==> flow/design.v <==
module APB_MASTER(PCLK,PRESETn,PREADY,ST,WEN,APB_WADRS,APB_RADRS,APB_WDATA,PRDATA,PSEL,PLSVERR,PENABLE,PWRITE,PADDR,PWDATA,APB_RDATA_OUT);
input ST,WEN;
input [8:0] APB_WADRS,APB_RADRS;
input [7:0] APB_WDATA;
output [7:0] APB_RDATA_OUT;
input PCLK,PRESETn,PREADY;
input [7:0] PRDATA;
output reg PSEL,PLSVERR;
output reg PENABLE,PWRITE;
output reg [8:0] PADDR;
output reg [7:0] PWDATA;
reg [1:0] PS,NS;
localparam  IDLE=2'b00,
            SETUP=2'b01,
            ACCESS=2'b10;
reg setup_error;
reg invalid_setup_error;
reg [7:0] rdata;
assign APB_RDATA_OUT = rdata;
always @(posedge PCLK)
begin
    if(!PRESETn)
        PS<=IDLE;
    else
        PS<=NS;
end
always @(*)
begin
    case(PS)
        IDLE:
        begin
            if(ST)
            begin
                NS=SETUP;
            end
            else
            begin
                NS=IDLE;
            end
        end
        SETUP:
        begin
            NS=ACCESS;
        end
        ACCESS:
        begin
            if(!PREADY)
                NS=ACCESS;
            else
            begin
                if(ST)
                    NS=SETUP;
                else
                    NS=IDLE;
            end
        end
        default:NS=IDLE;
    endcase
end
always @(posedge PCLK)
begin
    if(!PRESETn)
    begin
        PSEL     <= 0;
        PENABLE  <= 0;
        PWRITE   <= 0;
        PADDR    <= 0;
        PWDATA   <= 0;
    end
    else
    case(NS)
        IDLE:
        begin
            PSEL     <= 0;
            PENABLE  <= 0;
            PWRITE   <= 0;
            PADDR    <= 0;
            PWDATA   <= 0;
        end
        SETUP:
        begin
            PSEL    <= 1;
            PENABLE <= 0;
            PWRITE  <= WEN;
            PADDR   <= WEN ? APB_WADRS : APB_RADRS;
            PWDATA  <= APB_WDATA;
        end
        ACCESS:
        begin
            PSEL    <= 1;
            PENABLE <= 1;
        end
        default:
        begin
            PSEL     <= 0;
            PENABLE  <= 0;
            PWRITE   <= 0;
            PADDR    <= 0;
            PWDATA   <= 0;
        end
    endcase
end
always @(posedge PCLK)
begin
    if(!PRESETn)
        rdata <= 0;
    else if (PS == ACCESS && !PWRITE && PREADY)
        rdata <= PRDATA;
end
always @(*)
begin
    if (PADDR > 9'h03F)
        setup_error = 1'b1;
    else
        setup_error = 1'b0;
    invalid_setup_error = setup_error;
end
always @(posedge PCLK)
begin
    if(!PRESETn)
        PLSVERR <= 0;
    else
        PLSVERR <= invalid_setup_error;
end
endmodule
module APB_SLAVE(
 input PCLK,PRESETn,
 input PSEL,PENABLE,PWRITE,
 input [7:0]PADDR,PWDATA,
 output [7:0]PRDATA,
 output reg PREADY );
reg [7:0] mem [0:63];
assign PRDATA = (PADDR < 8'd64) ? mem[PADDR[5:0]] : 8'h00;
always @(*)
begin
 if(!PRESETn)
      PREADY = 0;
 else if(PSEL && PENABLE)
      PREADY = 1;
 else
      PREADY = 0;
end
always @(posedge PCLK)
begin
 if(PREADY && PWRITE && (PADDR < 8'd64))
      mem[PADDR[5:0]] <= PWDATA;
end
endmodule
module APB_TOP(
    input PCLK, PRESETn,
    input ST, WEN,
    input [8:0] APB_WADRS, APB_RADRS,
    input [7:0] APB_WDATA,
    output [7:0] APB_RDATA_OUT,
    output PSLVERR
);
    wire PSEL, PENABLE, PWRITE, PREADY;
    wire [8:0] PADDR;
    wire [7:0] PWDATA, PRDATA;
    APB_MASTER MASTER_INST (
        .PCLK(PCLK),
        .PRESETn(PRESETn),
        .PREADY(PREADY),
        .ST(ST),
        .WEN(WEN),
        .APB_WADRS(APB_WADRS),
        .APB_RADRS(APB_RADRS),
        .APB_WDATA(APB_WDATA),
        .PRDATA(PRDATA),
        .PSEL(PSEL),
        .PLSVERR(PSLVERR),
        .PENABLE(PENABLE),
        .PWRITE(PWRITE),
        .PADDR(PADDR),
        .PWDATA(PWDATA),
        .APB_RDATA_OUT(APB_RDATA_OUT)
    );
    APB_SLAVE SLAVE_INST (
        .PCLK(PCLK),
        .PRESETn(PRESETn),
        .PSEL(PSEL),
        .PENABLE(PENABLE),
        .PWRITE(PWRITE),
        .PADDR(PADDR[7:0]),  
        .PWDATA(PWDATA),
        .PRDATA(PRDATA),
        .PREADY(PREADY)
    );
endmodule
# Reports on APB_TOP
# The steps from the RTL of APB_TOP to its reports follow in flow order.
# Lines are those of the file above, counted from 1.
# Operators carry their Yosys type and port widths (W data, S select, Z words).
# Not given: -
[design] top_module="APB_TOP" clock_port="PCLK" cell_library="sky130hd" lib_corner="tt_025C_1v80"

# Word level
# Counts by Yosys on the flattened word-level netlist (proc, flatten, opt, wreduce; memories kept). Print and check cells are left out. Cells with the same type and inputs are merged into one.
# Yosys's memory passes give these memory sizes; they may raise the number of words (mostly to a power of two), join words into wider ones and drop unused or constant bits.
[word_totals] ff_bits=31 latch_bits=0 mem_bits_rw=512 romBits=0 clocked_rd_ports_x_width=8 memories=1 out_inout_bits=9
[mem_list] name="SLAVE_INST.mem" words=64 width=8 read_ports=1 wr=1 line=132 source="reg [7:0] mem [0:63];"
[classes] addsub=0 mul=0 div=0 compare=2 n_eq=4 shift=0 n_mux=18 logic=0 n_reduce_logical=8
[ops] cell="$pmux W9 S2" count=1
[ops] cell="$mux W6" count=3
[ops] cell="$pmux W8 S2" count=1
[ops] cell="$mux W8" count=2
[ops] cell="$gt A9 B6 Y1 const B" count=1
[ops] cell="$mux W9" count=1
[ops] cell="$lt A8 B7 Y1 const B" count=1
[ops] cell="$mux W1" count=7
[ops] cell="$pmux W2 S3" count=1
[ops] cell="$logic_and A1 B1 Y1" count=5
[ops] cell="$eq A2 B1 Y1 const B" count=2
[ops] cell="$eq A2 B2 Y1 const B" count=2
[ops] cell="$logic_not A2 Y1" count=1
[ops] cell="$reduce_or A2 Y1" count=1
[ops] cell="$pmux W1 S2" count=1
[ops] cell="$mux W2" count=1
[ops] cell="$logic_not A1 Y1" count=1

# Depth
# Depth = most cells in a row (Yosys ltp): at word level without a register or memory, in the mapped netlist without a sequential cell, where the memories' decode and read muxes count.
[logic_depth] ltp_word=9 ABC_AREA=1 depth_mapped=14

# Netlist
# Source: synth_stat.txt of the flow (Yosys; design flattened, memories mapped). It holds for the ABC_AREA given above (unset counts as 0); a run with the other value may have another netlist.
# Totals and module areas in this step are rounded.
[types] type="sky130_fd_sc_hd__edfxtp_1" count=512 type_area_um2=1.54E+04
[types] type="sky130_fd_sc_hd__nand2_1" count=680 type_area_um2=2.55E+03
[types] type="sky130_fd_sc_hd__nand3_1" count=447 type_area_um2=2.24E+03
[types] type="sky130_fd_sc_hd__dfxtp_1" count=38 type_area_um2=760.73
[types] type="sky130_fd_sc_hd__nor2_1" count=75 type_area_um2=281.52
[types] type="sky130_fd_sc_hd__buf_6" count=24 type_area_um2=270.259
[types] type="sky130_fd_sc_hd__buf_2" count=47 type_area_um2=235.226
[types] type="sky130_fd_sc_hd__inv_1" count=26 type_area_um2=97.594
[types] type="sky130_fd_sc_hd__mux2i_1" count=9 type_area_um2=90.086
[types] type="sky130_fd_sc_hd__clkbuf_1" count=19 type_area_um2=71.318
[types] type="sky130_fd_sc_hd__buf_4" count=9 type_area_um2=67.565
[types] type="sky130_fd_sc_hd__o21ai_0" count=11 type_area_um2=55.053
[types] type="sky130_fd_sc_hd__a21oi_2" count=6 type_area_um2=52.55
[types] type="sky130_fd_sc_hd__o22ai_1" count=8 type_area_um2=50.048
[types] type="sky130_fd_sc_hd__buf_1" count=12 type_area_um2=45.043
[types] type="sky130_fd_sc_hd__ha_1" count=2 type_area_um2=25.024
[types] type="sky130_fd_sc_hd__a21oi_1" count=4 type_area_um2=20.019
[types] type="sky130_fd_sc_hd__buf_12" count=1 type_area_um2=20.019
# Not listed: further types 6, cells in them 7.
[mapped] mapped_cells=1937 synth_area_um2=22400 seqArea_um2=16100 ffs=550

# Worst setup path after synthesis
# Path of least setup slack by OpenSTA after synthesis, without wires, with an ideal clock, recovery checks aside; 20% of the period is set as input and as output delay. Where synthesis merged equal registers, the netlist keeps one of their names.
[synth_path] path_kind="input to register" startpoint="in PRESETn" endpoint="mem SLAVE_INST.mem[11][0]" clock_period_ps=2700 setup_ps=370 t_first_pin_ps=540 arrival_ps=1587 required_ps=2330 setup_slack_ps=742 delay_ps=1417 stages=6 period_less_setup_slack_ps=1958
# "delay_ps" = arrival - input delay + setup time.
# "stages": output pins that drive a net of the path, with the launching flip-flop's if there is one; two outputs of one cell count as two.
# "period_less_setup_slack_ps" is the clock period less the worst setup slack; recovery checks do not enter. This is arithmetic on one report: input and output delays are still those of the set period (20% each).
# Between the ends stands the longest chain of elaborated cells between them, by number of cells; it is not shown to be the way that was timed. Of several equally long chains one is given.
# A line is the first line of the expression or statement that the cell stems from. Yosys adds cells for indexed reads and writes and turns some case tables into memories.
# Only ways into the end's enable, where the timed path ends, are counted here.
[synth_between] path_cell_list="sky130_fd_sc_hd__inv_2 -> sky130_fd_sc_hd__nor2_1 -> sky130_fd_sc_hd__nand3_1 -> sky130_fd_sc_hd__nor2_1 -> sky130_fd_sc_hd__nand3_1 -> sky130_fd_sc_hd__nor2_1" elab_chain_cells=4
[synth_lines] item="from (decl)" line=150 source="input PCLK, PRESETn,"
[synth_lines] item="$mux W1" line=136 source="if(!PRESETn)"
[synth_lines] item="$logic_and A1 B1 Y1 x2" line=145 source="if(PREADY && PWRITE && (PADDR < 8'd64))"
[synth_lines] item="$mux W6" line=145
[synth_lines] item="to (decl)" line=132 source="reg [7:0] mem [0:63];"

# Worst path after layout
# Path of least setup slack in the final report of run 1 (OpenROAD, finished layout, wires in). Where an end is a register, its clock arrival counts in the times.
# The report prints the path's times to 10 ps; the period is as set.
[layout_path] path_kind="register to register" startpoint="reg (name not given)" endpoint="reg MASTER_INST.rdata[6]" clock_period_ps=1580 setup_ps=110 t_first_pin_ps=580 arrival_ps=2450 required_ps=2050 setup_slack_ps=-400 stages=15
[layout_between] path_cell_list="sky130_fd_sc_hd__dfxtp_4 -> sky130_fd_sc_hd__buf_16 -> sky130_fd_sc_hd__clkinv_16 -> sky130_fd_sc_hd__buf_16 -> sky130_fd_sc_hd__buf_12 -> sky130_fd_sc_hd__nand2_1 -> sky130_fd_sc_hd__nand3_1 -> sky130_fd_sc_hd__nand3_1 -> sky130_fd_sc_hd__nand2_2 -> sky130_fd_sc_hd__nand2_1 -> sky130_fd_sc_hd__nand3_1 -> sky130_fd_sc_hd__nand3_2 -> sky130_fd_sc_hd__nand2_4 -> sky130_fd_sc_hd__nand2_2 -> sky130_fd_sc_hd__a21oi_2"
[layout_lines] item="to (assign)" line=106 source="rdata <= 0;"
[layout_lines] item="to (assign)" line=108 source="rdata <= PRDATA;"
[layout_lines] item="to (decl)" line=18 source="reg [7:0] rdata;"
# No chain of elaborated cells between the ends is given.

## Implementation results

Module APB_TOP, platform sky130hd: 6 stored runs of the flow (Yosys, OpenROAD) with differing settings, in no particular order. Input and output delays are each 20% of the period that was set; the output load is 0.01 pF.
"achieved clock period" is the run's clock period less its worst setup slack. It is reckoned from that one timing run; input and output delays stay at 20% of the period that was set.
"worst setup path time" means the part of the period allowed to the worst setup path (the constraints hold back 20% at inputs and 20% at outputs) less its slack; where the path has registers, the arrival times of their clocks count too.
"power" rests on the timing tool's default activity at the inputs, not on a simulated workload.
"worst setup path time" is given in steps of 10 ps.
The measured numbers are rounded.
[run 1] settings: ABC_AREA=1, CELL_PAD_IN_SITES_DETAIL_PLACEMENT=0, CELL_PAD_IN_SITES_GLOBAL_PLACEMENT=3, CORE_UTILIZATION=30, GPL_TIMING_DRIVEN=1, PLACE_DENSITY=0.53, TNS_END_PERCENT=15, period_ns=1.58, CAP_MARGIN=20, CORE_MARGIN=2, SLEW_MARGIN=20
[run 1] result: chip area after synthesis (Yosys) 22400 um^2, die area 76700 um^2, standard-cell area of the final layout 29800 um^2, utilization 40.2%, worst setup slack after layout -397 ps, total negative slack -69300 ps, worst hold slack 277 ps, power 33100 µW, achieved clock period 1977 ps, worst setup path time 1980 ps, worst setup path kind register to register
[run 2] settings: ABC_AREA=1, CAP_MARGIN=0, CELL_PAD_IN_SITES_GLOBAL_PLACEMENT=3, CORE_ASPECT_RATIO=0.66, CORE_MARGIN=5, GPL_TIMING_DRIVEN=0, MAX_ROUTING_LAYER=met4, MIN_ROUTING_LAYER=met2, PLACE_DENSITY_LB_ADDON=0.24, SLEW_MARGIN=40, TNS_END_PERCENT=80, period_ns=2.7, CORE_UTILIZATION=40
[run 2] result: did not finish, routing stopped with GRT-0116
[run 3] settings: CAP_MARGIN=0, CORE_ASPECT_RATIO=0.66, CORE_MARGIN=3, TNS_END_PERCENT=20, period_ns=2.7, CORE_UTILIZATION=40, SLEW_MARGIN=20
[run 3] result: chip area after synthesis (Yosys) 21300 um^2, die area 56000 um^2, standard-cell area of the final layout 25200 um^2, utilization 48.8%, worst setup slack after layout 114 ps, total negative slack 0 ps, worst hold slack 489 ps, power 17200 µW, achieved clock period 2586 ps, worst setup path time 2590 ps, worst setup path kind register to register
[run 4] settings: CAP_MARGIN=5, CELL_PAD_IN_SITES_DETAIL_PLACEMENT=2, CORE_UTILIZATION=46, GPL_ROUTABILITY_DRIVEN=0, MIN_ROUTING_LAYER=met2, SETUP_SLACK_MARGIN=1.0, TNS_END_PERCENT=5, period_ns=2.7, CORE_MARGIN=2, SLEW_MARGIN=20
[run 4] result: chip area after synthesis (Yosys) 21300 um^2, die area 47900 um^2, standard-cell area of the final layout 27000 um^2, utilization 59.3%, worst setup slack after layout -340 ps, total negative slack -686 ps, worst hold slack 450 ps, power 19000 µW, achieved clock period 3040 ps, worst setup path time 3040 ps, worst setup path kind register to register
[run 5] settings: CORE_UTILIZATION=65, SETUP_SLACK_MARGIN=1.0, period_ns=2.47, CAP_MARGIN=20, CORE_MARGIN=2, SLEW_MARGIN=20
[run 5] result: chip area after synthesis (Yosys) 21300 um^2, die area 34200 um^2, standard-cell area of the final layout 26400 um^2, utilization 81.5%, worst setup slack after layout -4 ps, total negative slack -8 ps, worst hold slack 467 ps, power 18600 µW, achieved clock period 2474 ps, worst setup path time 2470 ps, worst setup path kind register to register
[run 6] settings: CAP_MARGIN=0, CELL_PAD_IN_SITES_GLOBAL_PLACEMENT=3, CORE_ASPECT_RATIO=0.66, CORE_MARGIN=3, SLEW_MARGIN=40, TNS_END_PERCENT=55, period_ns=2.7, CORE_UTILIZATION=40
[run 6] result: chip area after synthesis (Yosys) 21300 um^2, die area 56000 um^2, standard-cell area of the final layout 25500 um^2, utilization 49.3%, worst setup slack after layout 89 ps, total negative slack 0 ps, worst hold slack 468 ps, power 17100 µW, achieved clock period 2611 ps, worst setup path time 2610 ps, worst setup path kind register to register
